==> flow/design.v <==
module sensor_if(input sens_active,reset,clk,output passed);
reg [255-1:0] shift_reg;
reg compleated,uninterupted;
  always @(posedge clk) begin
  if(~reset && sens_active && ~uninterupted)begin
      shift_reg <= {shift_reg[255-2:0], sens_active};
      if(shift_reg[255-1])begin
        uninterupted = 1;
        shift_reg <= 0;
      end
    end  
    if(~reset && uninterupted && ~sens_active)begin
      shift_reg <= {shift_reg[255-2:0], ~sens_active};
    end if(uninterupted && shift_reg[255-1] && ~sens_active) begin
      compleated = 1;
    end
    if(reset) begin
      shift_reg <= 0;
      compleated = 0;
      uninterupted = 0;
    end
  end
  assign passed = compleated;
endmodule
# From RTL to reports: sensor_if
# What the tools print for sensor_if, step after step.
# Line numbers count from 1 in the design file above.
# Operators carry their Yosys type and port widths (W data, S select, Z words).
# Library cell names are shortened.
# Not given: n/a
dict set report inputs {
  top {sensor_if}
  clock {clk}
  lib {sky130hd}
  pvt_corner {tt_025C_1v80}
}

# Word-level counts
# Yosys after proc, flatten, opt, wreduce and memory -nomap, before mapping. Memory bits, and registers merged into a memory's read port (data or address), are not among the register bits. Print and check cells are not counted. Equal cells are merged and count once.
dict set report word_totals {
  register_bits 257
  inputBits 3
  output_inout_bits 1
  elab_cells 18
}
dict set report op_classes {
  mux 5
  logic 3
  n_reduce_logical 7
}
# operator count
set ops {}
lappend ops {{$mux W255} 3}
lappend ops {{$logic_and A1 B1 Y1} 6}
lappend ops {{$not A1 Y1} 3}
lappend ops {{$reduce_bool A2 Y1} 1}
lappend ops {{$mux W1} 2}

# Logic depth
# Longest topological path by Yosys (ltp), each cell counted once; first at word level (registers and memories cut), then after technology mapping (sequential cells cut; the memories' decode and read muxes count).
dict set report depth {
  depth_word 7
  ABC_AREA 1
  ltp_mapped 10
  depth_no_buf 6
}

# Mapped cells and area
# The flow's flattened synthesis, as Yosys stat reports it; memories are mapped. The netlist is that of the ABC_AREA named above (0 if unset); the other value can give another one.
# Totals and module areas in this step are rounded.
dict set report mapped {
  mapped_cells 2811
  yosys_area_um2 15800
  seqArea_um2 5140
  ffs 257
}
# cell_type count type_area_um2
set by_type {}
lappend by_type {dfxtp_1 257 5.14E+03}
lappend by_type {nand2_1 764 2867.75}
lappend by_type {nor2_1 763 2.86E+03}
lappend by_type {nand4_1 254 1.59E+03}
lappend by_type {nand3_1 254 1.27E+03}
lappend by_type {inv_1 256 960.922}
lappend by_type {clkbuf_1 124 465.446}
lappend by_type {buf_2 63 315.302}
lappend by_type {buf_1 55 206.448}
lappend by_type {buf_4 12 90.086}
lappend by_type {a31oi_1 2 12.512}
lappend by_type {inv_2 3 11.261}
lappend by_type {nand3_2 1 10.01}
lappend by_type {nand3b_1 1 7.507}
lappend by_type {a21oi_1 1 5.005}
lappend by_type {o21ai_0 1 5.005}

# Worst setup path after synthesis
# Path of least setup slack by OpenSTA after synthesis, without wires, with an ideal clock, recovery checks aside; 20% of the period is set as input and as output delay. Where synthesis merged equal registers, the netlist keeps one of their names.
dict set report synth_timing {
  path_kind {in2reg}
  from {in reset}
  to {reg shift_reg[100]}
  tclk_ns 5.0
  input_delay_ns 1.000
  launch_ns 1.000
  arrival_ns 1.868
  t_required_ns 4.888
  slack_ns 3.021
  delay_ns 0.980
  driving_pins 9
  synth_period_reached_ns 1.979
}
# "delay_ns" is the arrival time less input delay plus setup time.
# "driving_pins" counts driving pins, that of a launching flip-flop among them; a cell with two outputs on the path counts twice.
# "synth_period_reached_ns" = period - worst setup slack (recovery checks aside). The figure is calculated, with input and output delays left at 20% of the set period.
# Between the ends stands the longest chain of elaborated cells between them, by number of cells; it is not shown to be the way that was timed. Of several equally long chains one is given.
# A line is the first line of the expression or statement that the cell stems from. Yosys adds cells for indexed reads and writes and turns some case tables into memories.
# A register here has more assigning lines than the two given.
dict set report synth_between {
  path_cell_list {inv_2 > nand3_1 > nand2_1 > inv_2 > buf_4 > buf_4 > buf_2 > nor2_1 > nor2_1}
  elab_chain_len 7
  cells_between 9
}
# element line_no
set synth_lines {}
lappend synth_lines {{start, declared} 1} ;# module sensor_if(input sens_active,reset,clk,output passed);
lappend synth_lines {{$not A1 Y1} 5} ;# if(~reset && sens_active && ~uninterupted)begin
lappend synth_lines {{$logic_and A1 B1 Y1 x2} 5}
lappend synth_lines {{$mux W1} 5}
lappend synth_lines {{$logic_and A1 B1 Y1 x2} 12} ;# if(~reset && uninterupted && ~sens_active)begin
lappend synth_lines {{$mux W255} 12}
lappend synth_lines {{end, assigned} 6} ;# shift_reg <= {shift_reg[255-2:0], sens_active};
lappend synth_lines {{end, assigned} 13} ;# shift_reg <= {shift_reg[255-2:0], ~sens_active};
lappend synth_lines {{end, declared} 2} ;# reg [255-1:0] shift_reg;

# Timing after layout
# Path of least setup slack in the final report of stored run 1 (OpenROAD, finished layout, wires in). Where an end is a register, its clock arrival counts in the times.
dict set report layout_timing {
  path_kind {reg2reg}
  from {reg uninterupted}
  to {reg shift_reg[162]}
  tclk_ns 1.48
  launch_ns 0.71
  arrival_ns 2.13
  t_required_ns 2.07
  slack_ns -0.06
  driving_pins 10
}
# Between the ends stands the longest chain of elaborated cells between them, by number of cells; it is not shown to be the way that was timed. Of several equally long chains one is given.
# A register here has more assigning lines than the two given.
dict set report layout_between {
  path_cell_list {dfxtp_2 > buf_6 > nand3_4 > nand2_4 > inv_4 > buf_12 > buf_16 > clkbuf_16 > nor2_4 > nor2_1}
  elab_chain_len 6
  cells_between 9
  cone_lines 3
}
# element line_no
set layout_lines {}
lappend layout_lines {{start, declared} 3} ;# reg compleated,uninterupted;
lappend layout_lines {{start, assigned} 8} ;# uninterupted = 1;
lappend layout_lines {{start, assigned} 20} ;# uninterupted = 0;
lappend layout_lines {{$not A1 Y1} 5} ;# if(~reset && sens_active && ~uninterupted)begin
lappend layout_lines {{$logic_and A1 B1 Y1} 5}
lappend layout_lines {{$mux W1} 5}
lappend layout_lines {{$logic_and A1 B1 Y1 x2} 12} ;# if(~reset && uninterupted && ~sens_active)begin
lappend layout_lines {{$mux W255} 12}
lappend layout_lines {{end, assigned} 6} ;# shift_reg <= {shift_reg[255-2:0], sens_active};
lappend layout_lines {{end, assigned} 13} ;# shift_reg <= {shift_reg[255-2:0], ~sens_active};
lappend layout_lines {{end, declared} 2} ;# reg [255-1:0] shift_reg;

; Design sensor_if on sky130hd. What follows are 7 stored runs of the flow, each under its own settings; their order means nothing. The constraints put input and output delay at 20% of the set period each and load the outputs with 0.01 pF.
; "worst_path_time_ns": the worst setup path's part of the clock period (all of it between registers, 20% less for each end at a port) less its slack. A launch clock that arrives late makes it longer, a capture clock that arrives late makes it shorter.
; "totalPower_uw" rests on the timing tool's default activity at the inputs, not on a simulated workload.
; Measured values are rounded.

[stored run 1: settings]
ABC_AREA = 1
CAP_MARGIN = 0
CELL_PAD_IN_SITES_DETAIL_PLACEMENT = 0
CELL_PAD_IN_SITES_GLOBAL_PLACEMENT = 3
CORE_ASPECT_RATIO = 1.41
CORE_MARGIN = 5
CORE_UTILIZATION = 17
CTS_CLUSTER_DIAMETER = 23
CTS_CLUSTER_SIZE = 35
GPL_ROUTABILITY_DRIVEN = 1
GPL_TIMING_DRIVEN = 0
HOLD_SLACK_MARGIN = 0.09
MAX_ROUTING_LAYER = met4
MIN_ROUTING_LAYER = met2
PLACE_DENSITY = 0.5
SLEW_MARGIN = 0
TNS_END_PERCENT = 80
period_ns = 1.48
[stored run 1: results]
yosys.chip_area_um2 = 15800
final_stdcell_area_um2 = 24100
design.die.area_um2 = 99400
worst_path_time_ns = 1.54
critical_path_kind = reg2reg
worst_setup_slack_ns = -0.057
totalPower_uw = 37000

[stored run 2: settings]
ABC_AREA = 1
CAP_MARGIN = 30
CELL_PAD_IN_SITES_GLOBAL_PLACEMENT = 3
CORE_ASPECT_RATIO = 0.68
CTS_CLUSTER_DIAMETER = 22
CTS_CLUSTER_SIZE = 37
GPL_ROUTABILITY_DRIVEN = 0
MIN_ROUTING_LAYER = met2
SLEW_MARGIN = 20
TNS_END_PERCENT = 45
period_ns = 1.91
CORE_MARGIN = 2
CORE_UTILIZATION = 40
[stored run 2: results]
outcome = incomplete, placement halted on GPL-0301

[stored run 3: settings]
CORE_UTILIZATION = 40
period_ns = 5.0
CAP_MARGIN = 20
CORE_MARGIN = 2
SLEW_MARGIN = 20
[stored run 3: results]
yosys.chip_area_um2 = 9300
final_stdcell_area_um2 = 10200
design.die.area_um2 = 24500
worst_path_time_ns = 1.52
critical_path_kind = in2reg
worst_setup_slack_ns = 2.48
totalPower_uw = 4080

[stored run 4: settings]
ABC_AREA = 1
CAP_MARGIN = 30
CELL_PAD_IN_SITES_GLOBAL_PLACEMENT = 3
CTS_CLUSTER_DIAMETER = 89
CTS_CLUSTER_SIZE = 37
SLEW_MARGIN = 35
period_ns = 1.91
CORE_MARGIN = 2
CORE_UTILIZATION = 40
[stored run 4: results]
outcome = incomplete, placement halted on GPL-0301

[stored run 5: settings]
ABC_AREA = 1
CAP_MARGIN = 30
CELL_PAD_IN_SITES_GLOBAL_PLACEMENT = 3
CORE_ASPECT_RATIO = 0.68
CORE_UTILIZATION = 41
CTS_CLUSTER_DIAMETER = 22
CTS_CLUSTER_SIZE = 37
GPL_ROUTABILITY_DRIVEN = 1
MIN_ROUTING_LAYER = met2
SLEW_MARGIN = 20
TNS_END_PERCENT = 30
period_ns = 1.91
CORE_MARGIN = 2
[stored run 5: results]
outcome = incomplete, placement halted on GPL-0301

[stored run 6: settings]
ABC_AREA = 0
CAP_MARGIN = 0
CELL_PAD_IN_SITES_DETAIL_PLACEMENT = 1
CORE_ASPECT_RATIO = 1.41
CORE_MARGIN = 3
CORE_UTILIZATION = 17
CTS_CLUSTER_DIAMETER = 23
CTS_CLUSTER_SIZE = 26
GPL_ROUTABILITY_DRIVEN = 1
GPL_TIMING_DRIVEN = 0
MAX_ROUTING_LAYER = met5
PLACE_DENSITY = 0.67
SLEW_MARGIN = 0
TNS_END_PERCENT = 80
period_ns = 1.48
[stored run 6: results]
yosys.chip_area_um2 = 9300
final_stdcell_area_um2 = 12600
design.die.area_um2 = 57600
worst_path_time_ns = 1.65
critical_path_kind = reg2reg
worst_setup_slack_ns = -0.174
totalPower_uw = 18000

[stored run 7: settings]
CORE_UTILIZATION = 36
period_ns = 2.57
CAP_MARGIN = 20
CORE_MARGIN = 2
SLEW_MARGIN = 20
[stored run 7: results]
yosys.chip_area_um2 = 9300
final_stdcell_area_um2 = 10500
design.die.area_um2 = 27100
worst_path_time_ns = 1.39
critical_path_kind = reg2out
worst_setup_slack_ns = 0.665
totalPower_uw = 8250
